==> flow/design.v <==
module Booth4(
    input   wire    [63:0]  A,
    input   wire    [2:0]   B_pp,
    output  reg     [64:0]  PP,
    output  wire    E,
    output  wire    S
);
    assign E = ((B_pp == 3'b000) || (A[63] == B_pp[2])) && (B_pp != 3'b111);
    assign S = B_pp[2];
    always @ (*) begin
        case (B_pp)
            3'b000: PP = 65'b0;
            3'b001: PP = {A[63], A};
            3'b010: PP = {A[63], A};
            3'b011: PP = {A, 1'b0};
            3'b100: PP = ~{A, 1'b0};
            3'b101: PP = ~{A[63], A};
            3'b110: PP = ~{A[63], A};
            3'b111: PP = ~65'b0;
        endcase
    end
endmodule
module booth_mul64(
    input   wire    clk,
    input   wire    nrst,
    input   wire    [63:0]  A,
    input   wire    [63:0]  B,
    output  reg     [127:0] P,
    input   wire    start,
    output  wire    ready
);
    localparam S_IDLE = 2'b00;
    localparam S_LOAD = 2'b01;
    localparam S_BUSY = 2'b10;
    localparam S_FINISH = 2'b11;
    reg [1:0] STATE;
    reg [1:0] next_state;
    reg [5:0] count;
    assign ready = (STATE == S_IDLE);
    reg [63:0] A_buf;
    reg [64:0] B_buf;
    reg [67:0] P_cur;
    reg [63:0] P_sft;
    reg [63:0] Ss;
    wire [64:0] PP;
    wire E, S;
    Booth4 enc(A_buf, B_buf[2:0], PP, E, S);
    always @ (*) begin
        next_state = STATE;
        if (STATE == S_IDLE && start == 1'b1)
            next_state = S_LOAD;
        if (STATE == S_LOAD)
            next_state = S_BUSY;
        if (STATE == S_BUSY && count == 6'd31)
            next_state = S_FINISH;
        if (STATE == S_FINISH)
            next_state = S_IDLE;
    end
    always @ (posedge clk or negedge nrst) begin
        if (~nrst) begin
            STATE <= S_IDLE;
        end
        else begin
            STATE <= next_state;
        end
    end
    always @ (posedge clk or negedge nrst) begin
        if (~nrst) begin
            count <= 6'd0;
        end
        else begin
            if (STATE == S_BUSY)
                count <= count + 1;
            else
                count <= 6'd0;
        end
    end
    always @ (posedge clk or negedge nrst) begin
        if (~nrst) begin
            A_buf <= 64'd0;
            B_buf <= 64'd0;
        end
        else begin
            if (next_state == S_LOAD) begin
                A_buf <= A;
                B_buf <= {B, 1'b0};
            end
            else if (STATE == S_BUSY) begin
                B_buf <= B_buf >> 2;
            end
        end
    end
    always @ (posedge clk or negedge nrst) begin
        if (~nrst) begin
            P_cur <= 68'd0;
            P_sft <= 64'd0;
        end
        else begin
            if (STATE == S_BUSY) begin
                if (count == 6'd0)
                    {P_cur, P_sft} <= {(P_cur + {E, ~E, ~E, PP}), P_sft} >> 2;
                else
                    {P_cur, P_sft} <= {(P_cur + {1'b1, E, PP}), P_sft} >> 2;
            end
            else begin
                P_cur <= 68'd0;
                P_sft <= 64'd0;
            end
        end
    end
    always @ (posedge clk or negedge nrst) begin
        if (~nrst) begin
            Ss <= 64'b0;
        end
        else begin
            if (STATE == S_BUSY) begin
                Ss <= {1'b0, S, Ss[63:2]};
            end
            else begin
                Ss <= 64'd0;
            end
        end
    end
    always @ (posedge clk or negedge nrst) begin
        if (~nrst) begin
            P <= 128'd0;
        end
        else begin
            if (STATE == S_FINISH) begin
                P <= {P_cur[63:0], P_sft} + Ss;
            end
            else if (next_state == S_LOAD) begin
                P <= 128'd0;
            end
        end
    end
endmodule
From RTL to reports: booth_mul64
Tool output for the design above, in the order of the flow.
Lines are those of the file above, counted from 1.
Library cell names are shortened.
{ "inputs": {"top": "booth_mul64", "clk_port": "clk", "lib": "sky130hd", "lib_corner": "tt_025C_1v80"} }

Word level
Counts by Yosys on the flattened word-level netlist (proc, flatten, opt, wreduce; memories kept). Register bits leave out memories and registers merged into their read ports (data or address). Print and check cells are left out. Cells with the same type and inputs are merged into one.
{ "word_totals": {"regBits": 458, "inputBits": 131, "output_inout_bits": 129, "wordCells": 55} }
{ "classes": {"add_sub_neg": 4, "equal": 14, "muxes": 15, "bitwise": 3, "reduce_logical": 11} }
{ "op_table": {"columns": ["operator", "n"], "rows": [
  ["65-bit parallel mux with 6-bit select", 1],
  ["128-bit 2-to-1 mux", 2],
  ["66-bit 2-to-1 mux", 2],
  ["65-bit inverter", 2],
  ["65-bit 2-to-1 mux", 2],
  ["128-bit by 63-bit adder with 128-bit output", 1],
  ["64-bit 2-to-1 mux", 2],
  ["66-bit by 67-bit adder with 68-bit output", 1],
  ["66-bit by 68-bit adder with 68-bit output", 1],
  ["63-bit 2-to-1 mux", 1],
  ["3-bit == test with constant B", 4],
  ["2-bit 2-to-1 mux", 4],
  ["3-bit by 2-bit == test with 1-bit output with constant B", 2],
  ["6-bit by 1-bit adder with 6-bit output with constant B", 1],
  ["6-bit by 5-bit == test with 1-bit output with constant B", 1],
  ["6-bit zero test", 1],
  ["6-bit 2-to-1 mux", 1],
  ["2-bit by 1-bit == test with 1-bit output with constant B", 2],
  ["2-bit == test with constant B", 2],
  ["2-bit nonzero test", 2],
  ["2-bit OR reduction", 2],
  ["1-bit logical AND", 3],
  ["3-bit by 1-bit == test with 1-bit output with constant B", 1],
  ["3-bit inequality test with constant B", 1],
  ["3-bit zero test", 1],
  ["2-bit zero test", 1],
  ["1-bit == test", 1],
  ["1-bit logical OR", 1],
  ["1-bit inverter", 1]
]} }

Depth
Yosys ltp: most cells in a row. Word level: on the elaborated netlist, between registers, memories and ports. Mapped: between sequential cells and ports; inverters and the memories' decode and read muxes count.
{ "depth": {"depth_word": 9, "abc_area": 0, "ltp_mapped": 20, "depth_no_buf": 17} }

Mapped cells and area
Source: synth_stat.txt of the flow (Yosys; design flattened, memories mapped). It holds for the ABC_AREA given above (unset counts as 0); a run with the other value may have another netlist.
The area totals of this step are shown rounded.
{ "types": {"columns": ["type", "n", "type_area_um2"], "rows": [
  ["dfrtp_1", 428, 1.07E+04],
  ["nand2_1", 534, 2E+03],
  ["ha_1", 103, 1.29E+03],
  ["o21ai_0", 229, 1.15E+03],
  ["nor2_1", 266, 998.458],
  ["xnor2_1", 107, 937.149],
  ["a21oi_1", 165, 825.792],
  ["and2_1", 116, 725.696],
  ["xor2_1", 82, 718.189],
  ["mux2i_1", 66, 660.634],
  ["clkbuf_1", 159, 596.822],
  ["a221oi_1", 67, 586.813],
  ["o22ai_1", 70, 437.92],
  ["a21o_1", 56, 420.403],
  ["nand3_1", 57, 285.274],
  ["a31oi_1", 36, 225.216],
  ["nand4_1", 33, 206.448],
  ["and3_1", 30, 187.68]
]} }
Other cell types: 56; their cells: 294.
{ "synth_totals": {"stdcells": 2898, "mapped_area_um2": 25100, "sequential_area_um2": 10700, "flip_flops": 429, "n_buf": 179} }
By module: a second synthesis without flattening, with its own total; a netlist apart from the flattened one above.
{ "unflattened": {"cells_unflattened": 2871, "hier_area_um2": 25500} }
Each row is one instance without its submodules.
{ "modules": {"columns": ["module", "n_inst", "cells", "mod_area_um2", "seq_area_um2"], "rows": [
  ["booth_mul64", 1, 2552, 23200, 10700],
  ["Booth4", 1, 319, 2270, 0.0]
]} }

Timing after synthesis
Source: OpenSTA report_checks on the synthesized netlist (no wires, ideal clock, input and output delay 20% of the period each), path of least setup slack; recovery checks are left aside. Register names are those of the netlist, which keeps one name where synthesis merged equal registers.
{ "synth_path": {"path_kind": "register -> register", "from": "register B_buf[1]", "to": "register P_cur[63]", "clock_period_ps": 6000, "setup_ps": 128, "t_first_pin_ps": 0, "arrival_ps": 4128, "t_required_ps": 5872, "setup_slack_ps": 1745, "delay_ps": 4256, "stages": 19, "n_path_buf": 2, "period_less_setup_slack_ps": 4255} }
"delay_ps" = arrival - input delay + setup time.
"stages": output pins that drive a net of the path, with the launching flip-flop's if there is one; two outputs of one cell count as two.
"period_less_setup_slack_ps" = period - worst setup slack (recovery checks aside). The figure is calculated, with input and output delays left at 20% of the set period.
Between the ends stands the longest chain of elaborated cells between them, by number of cells; it is not shown to be the way that was timed. Of several equally long chains one is given.
Each line given opens the expression or statement behind the cell; cells for indexed reads and writes are added by Yosys, which also makes memories of some case tables.
At most two assigning lines are given for a register; there are more.
{ "synth_via": {"cell_sequence": "dfrtp_1 clkbuf_1 clkbuf_1 o22ai_1 nor2_1 nor2_1 a221oi_1 ha_1 a21oi_1 a2111oi_4 o21ai_2 o21ai_2 a21oi_2 o41a_1 o21a_1 o211ai_2 a31oi_1 o221ai_2 mux2_1", "elab_chain_len": 7, "cone_cells": 19, "cone_classes": "add/sub (2); eq/ne (8); mux (3); logic (1); reduce/logical (5)"} }
{ "synth_lines": {"columns": ["item", "line_no", "source"], "rows": [
  ["start, declared", 41, "reg [64:0] B_buf;"],
  ["start, assigned", 86, "B_buf <= {B, 1'b0};"],
  ["start, assigned", 89, "B_buf <= B_buf >> 2;"],
  ["3-bit zero test", 8, "assign E = ((B_pp == 3'b000) || (A[63] == B_pp[2])) && (B_pp != 3'b111);"],
  ["1-bit logical OR", 8, null],
  ["1-bit logical AND", 8, null],
  ["1-bit inverter", 101, "{P_cur, P_sft} <= {(P_cur + {E, ~E, ~E, PP}), P_sft} >> 2;"],
  ["66-bit by 68-bit adder with 68-bit output", 101, null],
  ["66-bit 2-to-1 mux", 100, "if (count == 6'd0)"],
  ["66-bit 2-to-1 mux", 99, "if (STATE == S_BUSY) begin"],
  ["end, assigned", 95, "P_cur <= 68'd0;"],
  ["end, assigned", 106, "P_cur <= 68'd0;"]
]} }

Path in the finished layout
Path of least setup slack in the final report of flow run A (OpenROAD, finished layout, wires in). Where an end is a register, its clock arrival counts in the times.
The path's times are printed in steps of 10 ps; the period is the one set.
{ "layout_path": {"path_kind": "register -> register", "from": "register B_buf[1]", "to": "register P_cur[63]", "clock_period_ps": 6000, "setup_ps": 70, "t_first_pin_ps": 630, "arrival_ps": 6320, "t_required_ps": 6570, "setup_slack_ps": 250, "stages": 19, "n_path_buf": 2} }
Between the ends stands the longest chain of elaborated cells between them, by number of cells; it is not shown to be the way that was timed. Of several equally long chains one is given.
At most two assigning lines are given for a register; there are more.
{ "layout_via": {"cell_sequence": "dfrtp_1 clkbuf_2 clkbuf_1 o22ai_1 nor2_1 nor2_1 a221oi_1 ha_1 a21oi_1 a2111oi_4 o21ai_2 o21ai_2 a21oi_2 o41a_1 o21a_1 o211ai_2 a31oi_1 o221ai_2 mux2_1", "elab_chain_len": 7, "cone_cells": 19, "cone_classes": "add/sub (2); eq/ne (8); mux (3); logic (1); reduce/logical (5)"} }
{ "layout_lines": {"columns": ["item", "line_no", "source"], "rows": [
  ["start, declared", 41, "reg [64:0] B_buf;"],
  ["start, assigned", 86, "B_buf <= {B, 1'b0};"],
  ["start, assigned", 89, "B_buf <= B_buf >> 2;"],
  ["3-bit zero test", 8, "assign E = ((B_pp == 3'b000) || (A[63] == B_pp[2])) && (B_pp != 3'b111);"],
  ["1-bit logical OR", 8, null],
  ["1-bit logical AND", 8, null],
  ["1-bit inverter", 101, "{P_cur, P_sft} <= {(P_cur + {E, ~E, ~E, PP}), P_sft} >> 2;"],
  ["66-bit by 68-bit adder with 68-bit output", 101, null],
  ["66-bit 2-to-1 mux", 100, "if (count == 6'd0)"],
  ["66-bit 2-to-1 mux", 99, "if (STATE == S_BUSY) begin"],
  ["end, assigned", 95, "P_cur <= 68'd0;"],
  ["end, assigned", 106, "P_cur <= 68'd0;"]
]} }

Hand-over note for booth_mul64

Design booth_mul64 on sky130hd. What follows are 2 stored runs of the flow, each under its own settings; their order means nothing. The constraints put input and output delay at 20% of the set period each and load the outputs with 0.01 pF.
"achieved_clock_period_ps" = clock period - worst setup slack. The figure is calculated, with input and output delays left at 20% of the set period.
"worst_setup_path_time_ps" is the time allowed to the run's worst setup path (the clock period less input and output delay, where it has them) less its slack. Clock arrival times count: a late capture clock shortens it, a late launch clock lengthens it.
By "power_w" is meant OpenSTA's value without simulated activity: inputs other than the clock are taken to toggle once in ten clock periods, and the tool carries that through the logic.
"worst_setup_path_time_ps" is known to 10 ps.
Results are given in rounded form.

Flow run A
==> flow/run.sh <==
#!/bin/bash
# the make line also repeats the synthesis and layout settings of config.mk as NAME=value (left out here)
make -C /OpenROAD-flow-scripts/flow DESIGN_CONFIG=/design/flow/config.mk WORK_HOME=/design/flow/orfs CLKGATE_MAP_FILE= finish
==> flow/config.mk <==
export PLATFORM = sky130hd
export DESIGN_NAME = booth_mul64
export DESIGN_NICKNAME = booth_mul64
export VERILOG_FILES = /design/flow/design.v
export SDC_FILE = /design/flow/constraint.sdc
export NUM_CORES = 4
export LEC_CHECK = 0
export ABC_AREA = 0
export CAP_MARGIN = 15
export CELL_PAD_IN_SITES_DETAIL_PLACEMENT = 0
export CORE_ASPECT_RATIO = 0.77
export CORE_MARGIN = 4
export CORE_UTILIZATION = 29
export CTS_CLUSTER_DIAMETER = 279
export CTS_CLUSTER_SIZE = 78
export GPL_TIMING_DRIVEN = 0
export HOLD_SLACK_MARGIN = 0.16
export MIN_ROUTING_LAYER = met1
export SLEW_MARGIN = 35
==> flow/constraint.sdc <==
create_clock -name core_clock -period 6.0 [get_ports {clk}]
set_input_delay 1.2000 -clock core_clock [delete_from_list [all_inputs] [get_ports {clk}]]
set_output_delay 1.2000 -clock core_clock [all_outputs]
set_load 0.01 [all_outputs]

==> results of flow run A, as JSON <==
{
  "synth_area_um2": 25100,
  "die_footprint_um2": 91200,
  "finish.stdcell_area_um2": 29600,
  "setup_worst_slack_ps": 248,
  "power_w": 0.0127,
  "achieved_clock_period_ps": 5752,
  "worst_setup_path_time_ps": 5750,
  "critical_path_type": "register -> register"
}

Flow run B
==> flow/run.sh <==
#!/bin/bash
# the make line also repeats the synthesis and layout settings of config.mk as NAME=value (left out here)
make -C /OpenROAD-flow-scripts/flow DESIGN_CONFIG=/design/flow/config.mk WORK_HOME=/design/flow/orfs CLKGATE_MAP_FILE= finish
==> flow/config.mk <==
export PLATFORM = sky130hd
export DESIGN_NAME = booth_mul64
export DESIGN_NICKNAME = booth_mul64
export VERILOG_FILES = /design/flow/design.v
export SDC_FILE = /design/flow/constraint.sdc
export NUM_CORES = 4
export LEC_CHECK = 0
export CAP_MARGIN = 25
export CELL_PAD_IN_SITES_DETAIL_PLACEMENT = 1
export CORE_ASPECT_RATIO = 0.77
export CORE_MARGIN = 2
export CORE_UTILIZATION = 40
export GPL_TIMING_DRIVEN = 0
export MIN_ROUTING_LAYER = met2
export SLEW_MARGIN = 40
==> flow/constraint.sdc <==
create_clock -name core_clock -period 6.0 [get_ports {clk}]
set_input_delay 1.2000 -clock core_clock [delete_from_list [all_inputs] [get_ports {clk}]]
set_output_delay 1.2000 -clock core_clock [all_outputs]
set_load 0.01 [all_outputs]

==> results of flow run B, as JSON <==
{
  "synth_area_um2": 25100,
  "die_footprint_um2": 64700,
  "finish.stdcell_area_um2": 30600,
  "setup_worst_slack_ps": 162,
  "power_w": 0.0156,
  "achieved_clock_period_ps": 5838,
  "worst_setup_path_time_ps": 5840,
  "critical_path_type": "register -> register"
}

End of note.
